==> flow/design.v <==
module Fifo_Datapath (
    input  logic        clk,
    input  logic        rst,
    input  logic        wc_en,       
    input  logic        rc_en,       
    input  logic [31:0] Data_in,
    output logic [31:0] Data_out,
    output logic        full,
    output logic        fifo_empty
);
    logic [3:0] w_addr;
    logic [3:0] r_addr;
    logic [31:0] Memory [15:0];
    logic [4:0] count;  
    always_ff @(posedge clk or posedge rst) begin
        if (rst)
            w_addr <= 0;
        else if (wc_en && !full)
            w_addr <= w_addr + 1;
    end
    always_ff @(posedge clk or posedge rst) begin
        if (rst) 
            r_addr <= 0;
        else if (rc_en && !fifo_empty)
            r_addr <= r_addr + 1;
    end
    always_ff @(posedge clk) begin
        if (wc_en && !full)
            Memory[w_addr] <= Data_in;
    end
    always_comb begin
        Data_out = (rst || fifo_empty)? 0: Memory[r_addr];
    end
    always_ff @(posedge clk or posedge rst) begin
        if (rst)
            count <= 0;
        else begin
            case ({wc_en && !full, rc_en && !fifo_empty})
                2'b10: count <= count + 1;  
                2'b01: count <= count - 1;  
                default: count <= count;    
            endcase
        end
    end
    assign full       = (count == 15);
    assign fifo_empty = (count == 0);
endmodule
module channel_ctrl(
    input  logic       clk,
    input  logic       rst,
    input  logic       channel_en,
    input  logic       readyIn,
    input  logic       fifo_full,
    input  logic       fifo_empty,
    input  logic       bsz,
    input  logic       tslb,
    input  logic       tsz,
    input  logic [1:0] M_HResp,
    output logic       irq,
    output logic [1:0] HTrans,
    output logic       write,
    output logic       b_sel, d_sel, t_sel, s_sel, h_sel,
    output logic       d_en, s_en, ts_en, burst_en, count_en, sz_en,
    output logic       rd_en, wr_en,
    output logic       trigger
);
    typedef enum logic [2:0] {
        DISABLED      = 3'b000,
        ENABLED       = 3'b001,
        READ_WAIT     = 3'b010,
        HOLD_READ     = 3'b011,
        WRITE_WAIT    = 3'b100,
        HOLD_WRITE    = 3'b101
    } state_t;
    localparam IDLE     = 2'b00;
    localparam BUSY     = 2'b01;
    localparam NON_SEQ  = 2'b10;
    localparam SEQ      = 2'b11;
    state_t current_state, next_state;
    always_ff @(posedge clk or posedge rst) begin
        if (rst)
            current_state <= DISABLED;
        else
            current_state <= next_state;
    end
    always_comb begin
        case (current_state)
            DISABLED: begin
                next_state = (channel_en) ? ENABLED : DISABLED;
            end
            ENABLED: begin
                next_state = tsz ? DISABLED : READ_WAIT;
            end
            READ_WAIT: begin
                if (!readyIn)
                    next_state = READ_WAIT;
                else if (!channel_en && readyIn) 
                    next_state = HOLD_READ;
                else if (channel_en && readyIn && !bsz && !M_HResp)
                    next_state = READ_WAIT;
                else if (channel_en && readyIn && bsz && (M_HResp == 0))
                    next_state = WRITE_WAIT;
                else
                    next_state = READ_WAIT;
            end
            HOLD_READ: begin
                if (channel_en && bsz) begin
                    next_state = WRITE_WAIT;
                end else if (channel_en && !bsz) begin
                    next_state = READ_WAIT;
                end else begin
                    next_state = HOLD_READ;
                end
            end
            WRITE_WAIT: begin
                if (!readyIn)
                    next_state = WRITE_WAIT;
                else if (channel_en && tsz && bsz)
                    next_state = DISABLED;
                else if (!channel_en && readyIn)
                    next_state = HOLD_WRITE; 
                else if (channel_en && readyIn && !bsz && (M_HResp == 0))
                    next_state = WRITE_WAIT; 
                else if (channel_en && readyIn && bsz && (M_HResp == 0))
                    next_state = READ_WAIT;
                else
                    next_state = WRITE_WAIT;
            end
            HOLD_WRITE: begin
                if (channel_en && !bsz) begin
                    next_state = WRITE_WAIT;
                end else if (channel_en && bsz) begin
                    if (tsz)
                        next_state = DISABLED;
                    else 
                        next_state = READ_WAIT;
                end else begin
                    next_state = HOLD_WRITE;
                end
            end
            default: next_state = current_state;
        endcase
    end
    always_comb begin
        irq       = 0;
        b_sel     = 0;
        d_sel     = 0;
        t_sel     = 0;
        s_sel     = 0;
        h_sel     = 0;
        d_en      = 0;
        s_en      = 0;
        ts_en     = 0;
        burst_en  = 0;
        count_en  = 0;
        sz_en     = 0;
        rd_en     = 0;
        wr_en     = 0;
        trigger   = 0;
        write     = 0;
        HTrans    = IDLE;
        case (current_state)
            DISABLED: begin
                if (channel_en) begin
                    t_sel     = 1;
                    d_sel     = 1;
                    s_sel     = 1;
                    burst_en  = 1;
                    s_en      = 1;
                    d_en      = 1;
                    sz_en     = 1;
                    ts_en     = 1;
                    HTrans    = IDLE;
                end
            end
            ENABLED: begin
                if (tsz) begin
                    irq = 1;
                end else if (channel_en) begin
                    write = 0;
                    count_en  = 1;
                    s_en = 1;
                    HTrans    = NON_SEQ;
                end
            end
            READ_WAIT: begin
                if (!readyIn && bsz) begin
                    write     = 0;
                    HTrans    = BUSY;
                    h_sel = 1;
                end else if (!readyIn && !bsz) begin
                    write = 0;
                    HTrans = BUSY;
                end else if (!channel_en && readyIn) begin
                    wr_en = 1;
                    HTrans = IDLE;
                end else if (channel_en && readyIn && (M_HResp == 0) && !bsz)  begin
                    write     = 0;
                    wr_en     = 1;
                    count_en  = 1;
                    s_en      = 1;
                    HTrans    = SEQ;
                end else if (channel_en && bsz && (M_HResp == 0) && readyIn)  begin
                    wr_en = 1;
                    ts_en = 1;
                    count_en = 1;
                    write    = 1;
                    h_sel    = 1;
                    d_en     = 1;
                    HTrans    = NON_SEQ;
                end
            end
            HOLD_READ: begin
                if (channel_en && !bsz) begin
                    count_en = 1;
                    s_en     = 1;
                    HTrans   = SEQ;
                end else if (channel_en && bsz) begin
                    ts_en = 1;
                    write = 1;
                    h_sel = 1;
                    d_en = 1;
                    count_en = 1;
                    HTrans = NON_SEQ;
                end else
                    HTrans = IDLE;
            end
            WRITE_WAIT: begin
                if (!readyIn && bsz) begin
                    write     = 1;
                    HTrans    = BUSY;
                    h_sel = 0;
                    trigger = 1;
                end else if (!readyIn && !bsz) begin
                    h_sel = 1;
                    trigger = 1;
                    HTrans = BUSY;
                    write = 1;
                end else if (!channel_en && readyIn) begin
                    rd_en = 1;
                    trigger = 1;
                    HTrans = IDLE;
                end else if (channel_en && tsz && bsz) begin
                    irq = 1;
                    rd_en = 1;
                    trigger = 1;
                    HTrans = IDLE;
                end else if (channel_en && readyIn && (M_HResp == 0) && !bsz) begin
                    h_sel = 1;
                    write = 1;
                    trigger = 1;
                    rd_en = 1;
                    d_en      =  1;
                    count_en  = 1;
                    HTrans    = SEQ;
                end
                else if (channel_en && readyIn && (M_HResp == 0) && !tslb && bsz) begin
                    h_sel = 0;
                    write = 0;
                    count_en  = 1;
                    s_en = 1;
                    trigger = 1;
                    rd_en = 1;
                    HTrans    = NON_SEQ;
                end else if (channel_en && readyIn && (M_HResp == 0) && tslb && bsz) begin
                    burst_en = 1;
                    b_sel = 1;
                    write = 0;
                    count_en  = 1;
                    s_en = 1;
                    h_sel = 0;
                    trigger = 1;
                    rd_en = 1;
                    HTrans    = NON_SEQ;
                end
            end
            HOLD_WRITE: begin
                if (channel_en && !bsz) begin
                    h_sel = 1;
                    write = 1;
                    d_en = 1;
                    count_en = 1;
                    HTrans = SEQ;
                end else if (channel_en && bsz) begin
                    if (tsz) begin
                        irq = 1;
                        HTrans = IDLE;
                    end else if (tslb) begin
                        burst_en = 1;
                        b_sel   = 1;
                        count_en = 1;
                        s_en = 1;
                        HTrans = NON_SEQ;
                    end else if (!tslb) begin
                        count_en = 1;
                        s_en = 1;
                        HTrans = NON_SEQ;
                    end
            end
        end
        endcase
    end
endmodule
module Dmac_Channel_Datapath (
    input  logic        clk,
    input  logic        rst,
    input  logic        s_sel,
    input  logic        d_sel,
    input  logic        b_sel,
    input  logic        t_sel,
    input  logic        s_en,
    input  logic        d_en,
    input  logic        ts_en,
    input  logic        sz_en,
    input  logic        burst_en,
    input  logic        count_en,
    input  logic        h_sel,
    input  logic        wr_en,
    input  logic        rd_en,
    input  logic        trigger,
    input  logic [31:0] S_Address,
    input  logic [31:0] D_Address,
    input  logic [31:0] T_Size,
    input  logic [31:0] B_Size,
    input  logic [31:0] R_Data,
    input  logic [1:0]  HSize,
    output logic        bs0,
    output logic        tslb,
    output logic        ts0,
    output logic        fifo_full,
    output logic        fifo_empty,
    output logic [31:0] MAddress,
    output logic [31:0] MWData,
    output logic [3:0]  MWStrb
);
    logic [31:0] Src_Addr, Dst_Addr, Transfer_Size, Burst_Size;
    logic [31:0] Incr_Src_Addr;
    logic [31:0] Incr_Dst_Addr;
    logic [31:0] Dec_Transfer_Size;
    always_comb begin
        Incr_Src_Addr      = Src_Addr + 32'd4;
        Incr_Dst_Addr      = Dst_Addr + 32'd4;
        Dec_Transfer_Size  = Transfer_Size - Burst_Size;
    end
    always_ff @(posedge clk or posedge rst) begin
        if (rst) begin
            Src_Addr <= 32'b0;
        end
        else if (s_en)
            Src_Addr <= s_sel ? S_Address : Incr_Src_Addr;
    end
    always_ff @(posedge clk or posedge rst) begin
        if (rst) begin
            Dst_Addr <= 32'b0;
        end
        else if (d_en)
            Dst_Addr <= d_sel ? D_Address : Incr_Dst_Addr;
    end
    always_ff @(posedge clk or posedge rst) begin
        if (rst) begin
            Transfer_Size <= 32'b0;
        end
        else if (ts_en)
            Transfer_Size <= t_sel ? T_Size : Dec_Transfer_Size;
    end
    always_ff @(posedge clk or posedge rst) begin
        if (rst) begin
            Burst_Size <= 32'b0;
        end
        else if (burst_en)
            Burst_Size <= (B_Size == 0)? 1: (b_sel ? 1 : B_Size);
    end
    assign tslb = (Transfer_Size < B_Size);
    logic [31:0] Decrement_Counter;
    logic [31:0] Decremented_Value;
    always_comb begin
        Decremented_Value = Decrement_Counter - 1;
    end
    always_ff @(posedge clk or posedge rst) begin
        if (rst)
            Decrement_Counter <= 32'b0;
        else if (count_en)
            Decrement_Counter <= (Decrement_Counter == 0) ? ((tslb) ? 0: Burst_Size-1)  : Decremented_Value;
    end
    assign MAddress = h_sel ? (Dst_Addr) : (Src_Addr);
    logic [31:0] fifo_out;
    Fifo_Datapath fifo_inst (
        .clk        (clk),
        .rst        (rst),
        .wc_en      (wr_en),
        .rc_en      (rd_en),
        .Data_in    (R_Data),
        .Data_out   (fifo_out),
        .full       (fifo_full),
        .fifo_empty (fifo_empty)
    );
    logic [1:0] HSize_Reg;
    always_ff @(posedge clk or posedge rst) begin
        if (rst) begin
            HSize_Reg <= 0;
        end
        else if (sz_en) begin
            HSize_Reg <= HSize;
        end
    end
    always_comb begin
        if (trigger) begin
            MWData = fifo_out;  
            case (HSize)
                2'b00: begin   
                    case (Src_Addr[1:0])
                        2'b00: MWStrb = 4'b0001;
                        2'b01: MWStrb = 4'b0010;
                        2'b10: MWStrb = 4'b0100;
                        2'b11: MWStrb = 4'b1000;
                        default: MWStrb = 4'b0000;
                    endcase
                end
                2'b01: begin   
                    case (Src_Addr[1:0])
                        2'b00: MWStrb = 4'b0011;  
                        2'b10: MWStrb = 4'b1100;
                        default: MWStrb = 4'b0000;
                    endcase
                end
                2'b10: MWStrb = 4'b1111;   
                default: MWStrb = 4'b0000;
            endcase
        end else begin
            MWData  = 32'b0;
            MWStrb  = 4'b0000;
        end
    end
    assign bs0 = (Decrement_Counter == 0);
    assign ts0 = (Transfer_Size == 0);
endmodule
module Dmac_Channel (
    input  logic        clk,
    input  logic        rst,
    input  logic        channel_en,
    input  logic        readyIn,
    input  logic [1:0]  M_HResp,
    input  logic [31:0] S_Address,
    input  logic [31:0] D_Address,
    input  logic [31:0] T_Size,
    input  logic [31:0] B_Size,
    input  logic [31:0] R_Data,
    input  logic [1:0]  HSize,
    output logic        irq,
    output logic        write,
    output logic [1:0]  HTrans,
    output logic [31:0] MAddress,
    output logic [31:0] MWData,
    output logic  [3:0] MWStrb
);
    logic s_sel, d_sel, b_sel, t_sel;
    logic s_en, d_en, ts_en, burst_en, count_en, sz_en;
    logic h_sel, rd_en, wr_en;
    logic fifo_full, fifo_empty;
    logic trigger;
    logic bs0, tslb, ts0;
    Dmac_Channel_Datapath datapath_inst (
        .clk         (clk),
        .rst         (rst),
        .s_sel       (s_sel),
        .d_sel       (d_sel),
        .b_sel       (b_sel),
        .t_sel       (t_sel),
        .s_en        (s_en),
        .d_en        (d_en),
        .ts_en       (ts_en),
        .sz_en       (sz_en),
        .burst_en    (burst_en),
        .count_en    (count_en),
        .h_sel       (h_sel),
        .wr_en       (wr_en),
        .rd_en       (rd_en),
        .trigger     (trigger),
        .S_Address   (S_Address),
        .D_Address   (D_Address),
        .T_Size      (T_Size),
        .B_Size      (B_Size),
        .R_Data      (R_Data),
        .HSize       (HSize),
        .bs0         (bs0),
        .tslb        (tslb),
        .ts0         (ts0),
        .fifo_full   (fifo_full),
        .fifo_empty  (fifo_empty),
        .MAddress    (MAddress),
        .MWData      (MWData),
        .MWStrb      (MWStrb)
    );
    channel_ctrl controller_inst (
        .clk         (clk),
        .rst         (rst),
        .channel_en  (channel_en),
        .readyIn     (readyIn),
        .fifo_full   (fifo_full),
        .fifo_empty  (fifo_empty),
        .bsz         (bs0),
        .tslb        (tslb),
        .tsz         (ts0),
        .M_HResp     (M_HResp),
        .irq         (irq),
        .HTrans      (HTrans),
        .write       (write),
        .b_sel       (b_sel),
        .d_sel       (d_sel),
        .t_sel       (t_sel),
        .s_sel       (s_sel),
        .h_sel       (h_sel),
        .d_en        (d_en),
        .s_en        (s_en),
        .ts_en       (ts_en),
        .sz_en       (sz_en),
        .burst_en    (burst_en),
        .count_en    (count_en),
        .rd_en       (rd_en),
        .wr_en       (wr_en),
        .trigger     (trigger)
    );
endmodule
module Dmac_Main_Ctrl(
    input  logic clk,
    input  logic rst,
    input  logic [1:0] DmacReq,
    input  logic con_new_sel,
    input  logic irq,
    input  logic Bus_Grant,
    input  logic C_config,
    output logic con_sel,
    output logic Bus_Req,
    output logic HReadyOut,
    output logic [1:0] S_HResp,
    output logic Interrupt,
    output logic con_en,
    output logic Channel_en_1, Channel_en_2,
    output logic hold,
    output logic [1:0] ReqAck
);
    typedef enum logic [1:0] {
        IDLE     = 2'b00,
        MSB_REQ  = 2'b01,
        LSB_REQ  = 2'b10,
        WAIT     = 2'b11
    } state_t;
    state_t current_state, next_state;
    always_ff @(posedge clk or posedge rst) begin
        if (rst)
            current_state <= IDLE;
        else
            current_state <= next_state;
    end
    always_comb begin
        hold         = 0;
        Bus_Req      = 0;
        Interrupt    = 0;
        con_en       = 0;
        con_sel      = 0;
        HReadyOut    = 0;
        ReqAck       = 2'b00;
        S_HResp      = 2'b00;
        next_state   = current_state;   
        case (current_state)
            IDLE: begin
                if (DmacReq[1] == 1'b1) begin
                    hold     = 1;
                    Bus_Req  = 1;
                    next_state = MSB_REQ;
                end else if (DmacReq == 2'b01) begin
                    hold     = 1;
                    Bus_Req  = 1;
                    next_state = LSB_REQ;
                end
            end
            MSB_REQ: begin
                if (!irq && ({C_config, Bus_Grant} == 2'b11)) begin
                    con_en       = 0;
                    con_sel      = 0;
                    ReqAck       = 2'b10;
                    next_state   = WAIT;
                end else if (irq && ({C_config, Bus_Grant} == 2'b11)) begin
                    Interrupt  = 1;
                    con_sel = 1;
                    next_state = IDLE;
                end else
                    Bus_Req = 1;
            end
            LSB_REQ: begin
                if (!irq && ({C_config, Bus_Grant} == 2'b11)) begin
                    con_en       = 1;
                    con_sel      = 1;
                    ReqAck       = 2'b01;
                    next_state   = WAIT;
                end else if (irq && ({C_config, Bus_Grant} == 2'b11)) begin
                    Interrupt  = 1;
                    con_sel = 1;
                    next_state = IDLE;
                end else
                    Bus_Req = 1;
            end
            WAIT: begin
                if (({Bus_Grant, con_new_sel} == 2'b00)) begin
                    next_state = MSB_REQ;
                    Bus_Req    = 1;
                end else if (({Bus_Grant, con_new_sel} == 2'b01)) begin
                    next_state = LSB_REQ;
                    Bus_Req    = 1;
                    con_sel    = 1;
                end else
                 if (!irq && !con_new_sel) begin
                    con_sel    = 0;
                    con_en     = 1;
                    next_state = WAIT;
                end else if (!irq && con_new_sel) begin
                    con_sel    = 1;
                    con_en     = 1;
                    next_state = WAIT;
                end else if (irq && ({Bus_Grant, con_new_sel} == 2'b10)) begin
                    Interrupt  = 1;
                    con_sel = con_new_sel;
                    next_state = IDLE;
                end else if (irq && ({Bus_Grant, con_new_sel} == 2'b11)) begin
                    Interrupt  = 1;
                    con_sel = con_new_sel;
                    next_state = IDLE;
                end
            end
        endcase
    end
    always_comb begin
        Channel_en_1 = 0;
        Channel_en_2 = 0;
        case (current_state)
            MSB_REQ: Channel_en_1 = C_config && Bus_Grant;
            LSB_REQ: Channel_en_2 = C_config && Bus_Grant;
            WAIT: begin
                Channel_en_1 = Bus_Grant && !con_new_sel;
                Channel_en_2 = Bus_Grant && con_new_sel;
            end
            default: ;
        endcase
    end
endmodule
module Dmac_Main_Datapath(
    input logic clk,
    input logic rst,
    input logic write,
    input logic HSel,
    input logic [1:0] STrans,  
    input logic channel_en_1,
    input logic channel_en_2,
    input logic [31:0] HWData,
    input logic [31:0] HAddr,
    input logic [31:0] MRData,
    input logic HReady,
    input logic [1:0] M_HResp,
    input logic con_en,
    input logic con_sel,
    output logic C_config,
    output logic irq,
    output logic con_new_sel,
    output logic [31:0] MAddress,
    output logic [31:0] MWData,
    output logic [3:0] MBurst_Size,
    output logic MWrite,
    output logic [3:0] MWStrb,
    output logic [1:0] MTrans
);
logic dmac_selected;
logic [3:0] decoded_address;
logic [31:0] Size_Reg, SAddr_Reg, DAddr_Reg, Ctrl_Reg;
logic [31:0] latched_address;
logic latched_write, latched_sel;
logic [1:0] latched_STrans;
assign  dmac_selected = latched_write && latched_STrans[1] && latched_sel;
assign decoded_address = latched_address[5:2];
assign C_config = Ctrl_Reg[16];
always_ff @( posedge clk ) begin
    if (rst) begin
        latched_address <= 32'b0;
        latched_write <= 0;
        latched_STrans <= 2'b0;
        latched_sel <= 0;
    end else begin
        latched_address <= HAddr;
        latched_STrans <= STrans;
        latched_sel <= HSel;
        latched_write <= write;
    end
end
always_ff @(posedge clk or posedge rst) begin
    if (rst) begin
        Size_Reg <= 32'b0;
        SAddr_Reg <= 32'b0;
        DAddr_Reg <= 32'b0;
        Ctrl_Reg <= 32'b0;
    end
    else if (irq)
        Ctrl_Reg <= 32'b0;
    else if (dmac_selected) begin
        case (decoded_address)
            4'b0000: Size_Reg <=  HWData;
            4'b0001: SAddr_Reg <= HWData;
            4'b0010: DAddr_Reg <= HWData;
            4'b0011: Ctrl_Reg <=  HWData;
            default: ;
        endcase
    end
end
logic irq_1;
logic write_1;
logic [1:0]  MTrans_1;
logic [31:0] MAddress_1;
logic [31:0] MWData_1;
logic [3:0] MWStrb_1;
Dmac_Channel channel_1 (
    .clk(clk),
    .rst(rst),
    .channel_en(channel_en_1),
    .readyIn(HReady),
    .M_HResp(M_HResp),
    .S_Address(SAddr_Reg),
    .D_Address(DAddr_Reg),
    .T_Size(Size_Reg),
    .B_Size({{28{1'b0}}, {Ctrl_Reg[3:0]}}),
    .R_Data(MRData),
    .HSize(Ctrl_Reg[5:4]),
    .irq(irq_1),
    .write(write_1),
    .HTrans(MTrans_1),
    .MAddress(MAddress_1),
    .MWData(MWData_1),
    .MWStrb(MWStrb_1)
);
logic irq_2;
logic write_2;
logic [1:0]  MTrans_2;
logic [31:0] MAddress_2;
logic [31:0] MWData_2;
logic [3:0] MWStrb_2;
Dmac_Channel channel_2 (
    .clk(clk),
    .rst(rst),
    .channel_en(channel_en_2),
    .readyIn(HReady),
    .M_HResp(M_HResp),
    .S_Address(SAddr_Reg),
    .D_Address(DAddr_Reg),
    .T_Size(Size_Reg),
    .B_Size({{28{1'b0}}, {Ctrl_Reg[3:0]}}) ,
    .R_Data(MRData),
    .HSize(Ctrl_Reg[5:4]),
    .irq(irq_2),
    .write(write_2),
    .HTrans(MTrans_2),
    .MAddress(MAddress_2),
    .MWData(MWData_2),
    .MWStrb(MWStrb_2)
);
assign MAddress = con_sel? MAddress_2 : MAddress_1;
assign MWData = con_sel? MWData_2 : MWData_1;
assign MTrans = con_sel? MTrans_2 : MTrans_1;
assign MBurst_Size = Ctrl_Reg[3:0];
assign MWrite = con_sel? write_2 : write_1;
assign irq = irq_1 || irq_2; 
assign MWStrb = con_sel? MWStrb_2 : MWStrb_1;
always_ff @(posedge clk or posedge rst) begin
    if (rst) begin
        con_new_sel <= 0;
    end
    else if (con_en) begin
        con_new_sel <= con_sel;
    end
end
endmodule
module Dmac_Top (
    input  logic        clk,
    input  logic        rst,
    input  logic        write,
    input  logic        HSel,
    input  logic [1:0]  STrans,
    input  logic [31:0] HWData,
    input  logic [31:0] HAddr,
    input  logic [31:0] MRData,
    input  logic        HReady,
    input  logic [1:0]  M_HResp,
    output logic HReadyOut,
    output logic [1:0] S_HResp,
    input  logic [1:0]  DmacReq,      
    input  logic        Bus_Grant,   
    output logic [31:0] MAddress,
    output logic [31:0] MWData,
    output logic [3:0]  MBurst_Size,
    output logic        MWrite,
    output logic [1:0]  MTrans,
    output logic [3:0]  MWStrb,
    output logic        Bus_Req,
    output logic        Interrupt,
    output logic [1:0]  ReqAck
);
    logic con_sel, con_en, irq, con_new_sel, C_config;
    logic hold;
    logic channel_en_1, channel_en_2;
    Dmac_Main_Datapath datapath_inst (
        .clk            (clk),
        .rst            (rst),
        .write          (write),
        .HSel           (HSel),
        .STrans         (STrans),
        .channel_en_1   (channel_en_1),
        .channel_en_2   (channel_en_2),
        .HWData         (HWData),
        .HAddr          (HAddr),
        .MRData         (MRData),
        .HReady         (HReady),
        .M_HResp          (M_HResp),
        .con_en         (con_en),
        .con_sel        (con_sel),
        .C_config       (C_config),
        .irq            (irq),
        .con_new_sel    (con_new_sel),
        .MAddress       (MAddress),
        .MWData         (MWData),
        .MBurst_Size    (MBurst_Size),
        .MWrite         (MWrite),
        .MTrans         (MTrans),
        .MWStrb         (MWStrb)
    );
    Dmac_Main_Ctrl controller_inst (
        .clk            (clk),
        .rst            (rst),
        .DmacReq        (DmacReq),
        .con_new_sel    (con_new_sel),
        .irq            (irq),
        .Bus_Grant      (Bus_Grant),
        .C_config       (C_config),
        .con_sel        (con_sel),
        .HReadyOut      (HReadyOut),
        .S_HResp          (S_HResp),
        .Bus_Req        (Bus_Req),
        .Interrupt      (Interrupt),
        .con_en         (con_en),
        .Channel_en_1   (channel_en_1),
        .Channel_en_2   (channel_en_2),
        .hold           (hold),
        .ReqAck         (ReqAck)
    );
endmodule
# [From RTL to reports: Dmac_Top]
# Tool output for the design above, in the order of the flow.
# Line numbers count from 1 in the design file above.
# Not given: -
[inputs] top_module="Dmac_Top" clk_port="clk" library="sky130hd" pvt_corner="tt_025C_1v80"

# [After elaboration]
# Source: Yosys, flattened and elaborated, memories not mapped. Widths are those after wreduce. Registers that Yosys merges into a memory's read port (data or address) are not register bits. Print and check cells do not count.
# Yosys's memory passes give these memory sizes; they may raise the number of words (mostly to a power of two), join words into wider ones and drop unused or constant bits.
[word_totals] memories=2 out_inout_bits=82 inputBits=108 ff_bits=478 ramBits=1024
[mem_list] name="datapath_inst.channel_1.datapath_inst.fifo_inst.Memory" size=16 width=32 read_ports=1 wr=1 line_no=13 rtl="logic [31:0] Memory [15:0];"
[mem_list] name="datapath_inst.channel_2.datapath_inst.fifo_inst.Memory" size=16 width=32 read_ports=1 wr=1 line_no=13
[classes] n_addsub=18 cmp=2 muxes=326 equal=38 n_logic=1 n_reduce_logical=101
[ops] op="2-to-1 mux 32 bit" count=22
[ops] op="2-to-1 mux 1 bit" count=180
[ops] op="zero test 32 bit" count=5
[ops] op="subtractor 32 x 1 -> 32 bit (second input constant)" count=4
[ops] op="adder 32 x 3 -> 32 bit (second input constant)" count=4
[ops] op="2-to-1 mux 2 bit" count=52
[ops] op="2-to-1 mux 3 bit" count=24
[ops] op="subtractor 32 bit" count=2
[ops] op="less-than comparator 32 x 4 -> 1 bit" count=2
[ops] op="logical AND 1 bit" count=55
[ops] op="2-to-1 mux 17 bit" count=3
[ops] op="case mux 3 bit (select 6 bit)" count=2
[ops] op="case mux 4 bit (select 4 bit)" count=2
[ops] op="2-to-1 mux 4 bit" count=7
[ops] op="case mux 1 bit (select 3 bit)" count=9
[ops] op="== test 2 bit (second input constant)" count=12
[ops] op="case mux 4 bit (select 3 bit)" count=2
[ops] op="case mux 5 bit (select 2 bit)" count=2
[ops] op="case mux 2 bit (select 5 bit)" count=2
[ops] op="case mux 1 bit (select 5 bit)" count=4
[ops] op="case mux 1 bit (select 4 bit)" count=5
[ops] op="== test 2 x 1 -> 1 bit (second input constant)" count=8
[ops] op="adder 4 x 1 -> 4 bit (second input constant)" count=4
[ops] op="case mux 4 bit (select 2 bit)" count=2
[ops] op="zero test 1 bit" count=13
[ops] op="zero test 2 bit" count=6
[ops] op="== test 3 x 2 -> 1 bit (second input constant)" count=4
[ops] op="== test 3 bit (second input constant)" count=4
# Other operator kinds: 22; their cells: 45.

# [Logic depth]
# Yosys ltp: most cells in a row. Word level: on the elaborated netlist, between registers, memories and ports. Mapped: between sequential cells and ports; inverters and the memories' decode and read muxes count.
[depth] depth_word=20 abc_area=0 mapped_depth=16 depth_no_buf=16

# [After synthesis]
# Yosys stat after the flow's synthesis: flattened, memories mapped to cells. It holds for the ABC_AREA given above (unset counts as 0); a run with the other value may have another netlist.
[mapped] buffers=257 cells=4300 ffs=1441 synth_area_mm2=0.0628052
[by_type] type="sky130_fd_sc_hd__edfxtp_1" count=1024 area_total_um2=3.07E+04
[by_type] type="sky130_fd_sc_hd__dfrtp_1" count=407 area_total_um2=1.02E+04
[by_type] type="sky130_fd_sc_hd__mux4_2" count=224 area_total_um2=5.04E+03
[by_type] type="sky130_fd_sc_hd__mux2i_1" count=203 area_total_um2=2.03E+03
[by_type] type="sky130_fd_sc_hd__o21ai_0" count=345 area_total_um2=1.73E+03
[by_type] type="sky130_fd_sc_hd__mux2_2" count=132 area_total_um2=1.49E+03
[by_type] type="sky130_fd_sc_hd__nand2_1" count=315 area_total_um2=1.18E+03
[by_type] type="sky130_fd_sc_hd__a21oi_1" count=205 area_total_um2=1.03E+03
[by_type] type="sky130_fd_sc_hd__xor2_1" count=81 area_total_um2=709.43
[by_type] type="sky130_fd_sc_hd__nor2_1" count=159 area_total_um2=596.822
[by_type] type="sky130_fd_sc_hd__clkbuf_1" count=157 area_total_um2=589.315
[by_type] type="sky130_fd_sc_hd__ha_1" count=42 area_total_um2=525.504
[by_type] type="sky130_fd_sc_hd__xnor2_1" count=57 area_total_um2=499.229
[by_type] type="sky130_fd_sc_hd__nand3_1" count=89 area_total_um2=445.427
[by_type] type="sky130_fd_sc_hd__nor3_1" count=78 area_total_um2=390.374
[by_type] type="sky130_fd_sc_hd__a221oi_1" count=35 area_total_um2=306.544
[by_type] type="sky130_fd_sc_hd__a211oi_1" count=37 area_total_um2=277.766
[by_type] type="sky130_fd_sc_hd__a31o_2" count=31 area_total_um2=271.51
# Not listed: further types 72, cells in them 679.
# By module: a second synthesis without flattening, with its own total; a netlist apart from the flattened one above.
[hier_totals] hier_cells=5273 hier_area_mm2=0.0710344
# Rows give one instance, submodules left out.
[modules] module="Fifo_Datapath" instances=2 cells=878 seq_area_mm2=0.0157001 mod_area_mm2=0.0202507
[modules] module="Dmac_Channel_Datapath" instances=2 cells=1491 seq_area_mm2=0.0040038 mod_area_mm2=0.0119815
[modules] module="Dmac_Main_Datapath" instances=1 cells=344 seq_area_mm2=0.0027426 mod_area_mm2=0.0050373
[modules] module="channel_ctrl" instances=2 cells=74 seq_area_mm2=0.0001514 mod_area_mm2=0.0006006
[modules] module="Dmac_Main_Ctrl" instances=1 cells=43 seq_area_mm2=0.0001013 mod_area_mm2=0.0003316
[modules] module="Dmac_Channel" instances=2 cells=0 seq_area_mm2=0 mod_area_mm2=0
[modules] module="Dmac_Top" instances=1 cells=0 seq_area_mm2=0 mod_area_mm2=0

# [Worst setup path after synthesis]
# OpenSTA on the mapped netlist: ideal clock, no wires. The path of least setup slack (recovery checks aside). Input and output delay are each 20% of the period. Register names are those of the netlist, which keeps one name where synthesis merged equal registers.
[synth_path] path_type="input to output" from="input port HReady" to="output port MAddress[10]" required_time_ps=8000 in_delay_ps=2000 tclk_ps=10000 path_stages=9 setup_slack_ps=4110 n_path_buf=3 arrival_time_ps=3890 output_delay_ps=2000 path_delay_ps=1890 synth_period_reached_ps=5890
# "path_delay_ps" is the arrival time less input delay plus setup time.
# At an output port there is no setup time.
# "path_stages" counts driving pins, that of a launching flip-flop among them; a cell with two outputs on the path counts twice.
# "synth_period_reached_ps" is the clock period less the worst setup slack; recovery checks do not enter. This is arithmetic on one report: input and output delays are still those of the set period (20% each).
# The rows between start and end are the longest chain of elaborated cells between them; the timing report does not say that the signal goes this way. Where chains are equally long, one stands for them.
# Each line given opens the expression or statement behind the cell; cells for indexed reads and writes are added by Yosys, which also makes memories of some case tables.
[synth_between] cell_sequence="sky130_fd_sc_hd__clkbuf_1 > sky130_fd_sc_hd__a21oi_1 > sky130_fd_sc_hd__a211oi_1 > sky130_fd_sc_hd__a31oi_1 > sky130_fd_sc_hd__o22ai_2 > sky130_fd_sc_hd__a41oi_1 > sky130_fd_sc_hd__buf_2 > sky130_fd_sc_hd__buf_1 > sky130_fd_sc_hd__mux2i_1" elab_chain_len=15 cone_cells=66 cone_classes="mux: 43; reduce/logical: 23"
[synth_lines] item="from (decl)" line_no=787 rtl="input  logic        HReady,"
[synth_lines] item="logical AND 1 bit" line_no=239 rtl="end else if (!channel_en && readyIn) begin"
[synth_lines] item="2-to-1 mux 1 bit" line_no=239
[synth_lines] item="2-to-1 mux 1 bit" line_no=234 rtl="end else if (!readyIn && !bsz) begin"
[synth_lines] item="2-to-1 mux 1 bit" line_no=229 rtl="if (!readyIn && bsz) begin"
[synth_lines] item="case mux 1 bit (select 3 bit)" line_no=162 rtl="case (current_state)"
[synth_lines] item="logical OR 1 bit" line_no=767 rtl="assign irq = irq_1 || irq_2;"
[synth_lines] item="logical AND 1 bit" line_no=624 rtl="end else if (irq && ({Bus_Grant, con_new_sel} == 2'b11)) begin"
[synth_lines] item="2-to-1 mux 1 bit" line_no=624
[synth_lines] item="2-to-1 mux 1 bit" line_no=620 rtl="end else if (irq && ({Bus_Grant, con_new_sel} == 2'b10)) begin"
[synth_lines] item="2-to-1 mux 1 bit" line_no=616 rtl="end else if (!irq && con_new_sel) begin"
[synth_lines] item="2-to-1 mux 1 bit" line_no=612 rtl="if (!irq && !con_new_sel) begin"
[synth_lines] item="2-to-1 mux 1 bit" line_no=607 rtl="end else if (({Bus_Grant, con_new_sel} == 2'b01)) begin"
[synth_lines] item="2-to-1 mux 1 bit" line_no=604 rtl="if (({Bus_Grant, con_new_sel} == 2'b00)) begin"
[synth_lines] item="case mux 1 bit (select 4 bit)" line_no=565 rtl="case (current_state)"
[synth_lines] item="2-to-1 mux 32 bit" line_no=762 rtl="assign MAddress = con_sel? MAddress_2 : MAddress_1;"
[synth_lines] item="to (decl)" line_no=793 rtl="output logic [31:0] MAddress,"

# [Timing after layout]
# From the final timing report of flow run A: the path of least setup slack in the routed layout; clock arrival at registers is part of the times.
# The path's times are printed in steps of 10 ps; the period is the one set.
[layout_path] path_type="input to output" from="input port Bus_Grant" to="output port MAddress[21]" arrival_time_ps=4670 output_delay_ps=1360 setup_slack_ps=770 in_delay_ps=1360 path_stages=9 tclk_ps=6800 n_path_buf=3 required_time_ps=5440
# The rows between start and end are the longest chain of elaborated cells between them; the timing report does not say that the signal goes this way. Where chains are equally long, one stands for them.
[layout_between] cell_sequence="sky130_fd_sc_hd__clkdlybuf4s50_1 > sky130_fd_sc_hd__inv_1 > sky130_fd_sc_hd__nor3_1 > sky130_fd_sc_hd__a41oi_1 > sky130_fd_sc_hd__o22ai_2 > sky130_fd_sc_hd__a41oi_4 > sky130_fd_sc_hd__buf_4 > sky130_fd_sc_hd__mux2i_1 > sky130_fd_sc_hd__clkdlybuf4s50_1" elab_chain_len=19 cone_cells=95 cone_classes="eq/ne: 4; mux: 57; reduce/logical: 34"
[layout_lines] item="from (decl)" line_no=792 rtl="input  logic        Bus_Grant,"
[layout_lines] item="logical AND 1 bit" line_no=639 rtl="Channel_en_1 = Bus_Grant && !con_new_sel;"
[layout_lines] item="case mux 1 bit (select 2 bit)" line_no=635 rtl="case (current_state)"
[layout_lines] item="logical AND 1 bit x2" line_no=243 rtl="end else if (channel_en && tsz && bsz) begin"
[layout_lines] item="2-to-1 mux 1 bit" line_no=243
[layout_lines] item="2-to-1 mux 1 bit" line_no=239 rtl="end else if (!channel_en && readyIn) begin"
[layout_lines] item="2-to-1 mux 1 bit" line_no=234 rtl="end else if (!readyIn && !bsz) begin"
[layout_lines] item="2-to-1 mux 1 bit" line_no=229 rtl="if (!readyIn && bsz) begin"
[layout_lines] item="[... 4 more ...]"
[layout_lines] item="2-to-1 mux 1 bit" line_no=620 rtl="end else if (irq && ({Bus_Grant, con_new_sel} == 2'b10)) begin"
[layout_lines] item="2-to-1 mux 1 bit" line_no=616 rtl="end else if (!irq && con_new_sel) begin"
[layout_lines] item="2-to-1 mux 1 bit" line_no=612 rtl="if (!irq && !con_new_sel) begin"
[layout_lines] item="2-to-1 mux 1 bit" line_no=607 rtl="end else if (({Bus_Grant, con_new_sel} == 2'b01)) begin"
[layout_lines] item="2-to-1 mux 1 bit" line_no=604 rtl="if (({Bus_Grant, con_new_sel} == 2'b00)) begin"
[layout_lines] item="case mux 1 bit (select 4 bit)" line_no=565 rtl="case (current_state)"
[layout_lines] item="2-to-1 mux 32 bit" line_no=762 rtl="assign MAddress = con_sel? MAddress_2 : MAddress_1;"
[layout_lines] item="to (decl)" line_no=793 rtl="output logic [31:0] MAddress,"

# Design Dmac_Top on sky130hd. What follows are 6 stored runs of the flow, each under its own settings; their order means nothing. The constraints put input and output delay at 20% of the set period each and load the outputs with 0.01 pF.
# "period_reached_ps" is the run's clock period less its worst setup slack. It is reckoned from that one timing run; input and output delays stay at 20% of the period that was set.
# "worstPathTime_ps" means the part of the period allowed to the worst setup path (the constraints hold back 20% at inputs and 20% at outputs) less its slack; where the path has registers, the arrival times of their clocks count too.
# "fin_power_uw" is the tool's figure for a default switching activity; nothing was simulated.
# "worstPathTime_ps" is given in steps of 10 ps.
run="flow run A" settings CORE_MARGIN=3 CORE_UTILIZATION=16 CTS_CLUSTER_DIAMETER=271 PLACE_DENSITY=0.77 SETUP_SLACK_MARGIN=0.69 period_ns=6.8 CAP_MARGIN=20 SLEW_MARGIN=20
run="flow run A" results yosys_chip_area_mm2=0.0628052 die_footprint_mm2=0.400088 finalCellArea_mm2=0.0761981 final_util_pct=19.5 setup_ws_ps=767 total_negative_slack_ps=0 fin_hold_ws_ps=444 fin_power_uw=18415 period_reached_ps=6033 worstPathTime_ps=3310 worstPathKind="input to output"
run="flow run B" settings CAP_MARGIN=0 CELL_PAD_IN_SITES_DETAIL_PLACEMENT=2 CORE_UTILIZATION=60 CTS_CLUSTER_SIZE=81 MAX_ROUTING_LAYER="met4" PLACE_DENSITY=0.6 period_ns=10.0 CORE_MARGIN=2 SLEW_MARGIN=20
run="flow run B" outcome="stopped before the end: placement reported a tool error"
run="flow run C" settings ABC_AREA=1 CELL_PAD_IN_SITES_DETAIL_PLACEMENT=0 CORE_ASPECT_RATIO=1.19 CORE_MARGIN=8 CORE_UTILIZATION=28 CTS_CLUSTER_DIAMETER=174 GPL_ROUTABILITY_DRIVEN=1 GPL_TIMING_DRIVEN=1 MIN_ROUTING_LAYER="met1" SETUP_SLACK_MARGIN=-0.25 SLEW_MARGIN=10 period_ns=8.72 CAP_MARGIN=20
run="flow run C" results yosys_chip_area_mm2=0.0682404 die_footprint_mm2=0.259827 finalCellArea_mm2=0.0785241 final_util_pct=32.4 setup_ws_ps=1433 total_negative_slack_ps=0 fin_hold_ws_ps=476 fin_power_uw=17784 period_reached_ps=7287 worstPathTime_ps=3800 worstPathKind="input to output"
run="flow run D" settings CORE_UTILIZATION=42 PLACE_DENSITY=0.6 period_ns=8.59 CAP_MARGIN=20 CORE_MARGIN=2 SLEW_MARGIN=20
run="flow run D" results yosys_chip_area_mm2=0.0628052 die_footprint_mm2=0.152646 finalCellArea_mm2=0.0718402 final_util_pct=48.5 setup_ws_ps=1059 total_negative_slack_ps=0 fin_hold_ws_ps=478 fin_power_uw=14905 period_reached_ps=7531 worstPathTime_ps=4090 worstPathKind="input to output"
run="flow run E" settings CELL_PAD_IN_SITES_DETAIL_PLACEMENT=2 CELL_PAD_IN_SITES_GLOBAL_PLACEMENT=1 CORE_ASPECT_RATIO=1.96 CORE_MARGIN=4 CORE_UTILIZATION=18 CTS_CLUSTER_DIAMETER=203 CTS_CLUSTER_SIZE=37 GPL_TIMING_DRIVEN=1 HOLD_SLACK_MARGIN=0.17 MAX_ROUTING_LAYER="met4" MIN_ROUTING_LAYER="met2" PLACE_DENSITY=0.77 SETUP_SLACK_MARGIN=0.69 TNS_END_PERCENT=5 period_ns=10.7 CAP_MARGIN=20 SLEW_MARGIN=20
run="flow run E" results yosys_chip_area_mm2=0.0628052 die_footprint_mm2=0.358974 finalCellArea_mm2=0.0714235 final_util_pct=20.6 setup_ws_ps=1708 total_negative_slack_ps=0 fin_hold_ws_ps=499 fin_power_uw=9154 period_reached_ps=8992 worstPathTime_ps=4710 worstPathKind="input to output"
run="flow run F" settings CAP_MARGIN=0 CELL_PAD_IN_SITES_DETAIL_PLACEMENT=2 CORE_UTILIZATION=60 CTS_CLUSTER_DIAMETER=183 CTS_CLUSTER_SIZE=97 GPL_TIMING_DRIVEN=0 MAX_ROUTING_LAYER="met4" PLACE_DENSITY=0.6 period_ns=10.0 CORE_MARGIN=2 SLEW_MARGIN=20
run="flow run F" outcome="stopped before the end: placement reported DPL-0033"
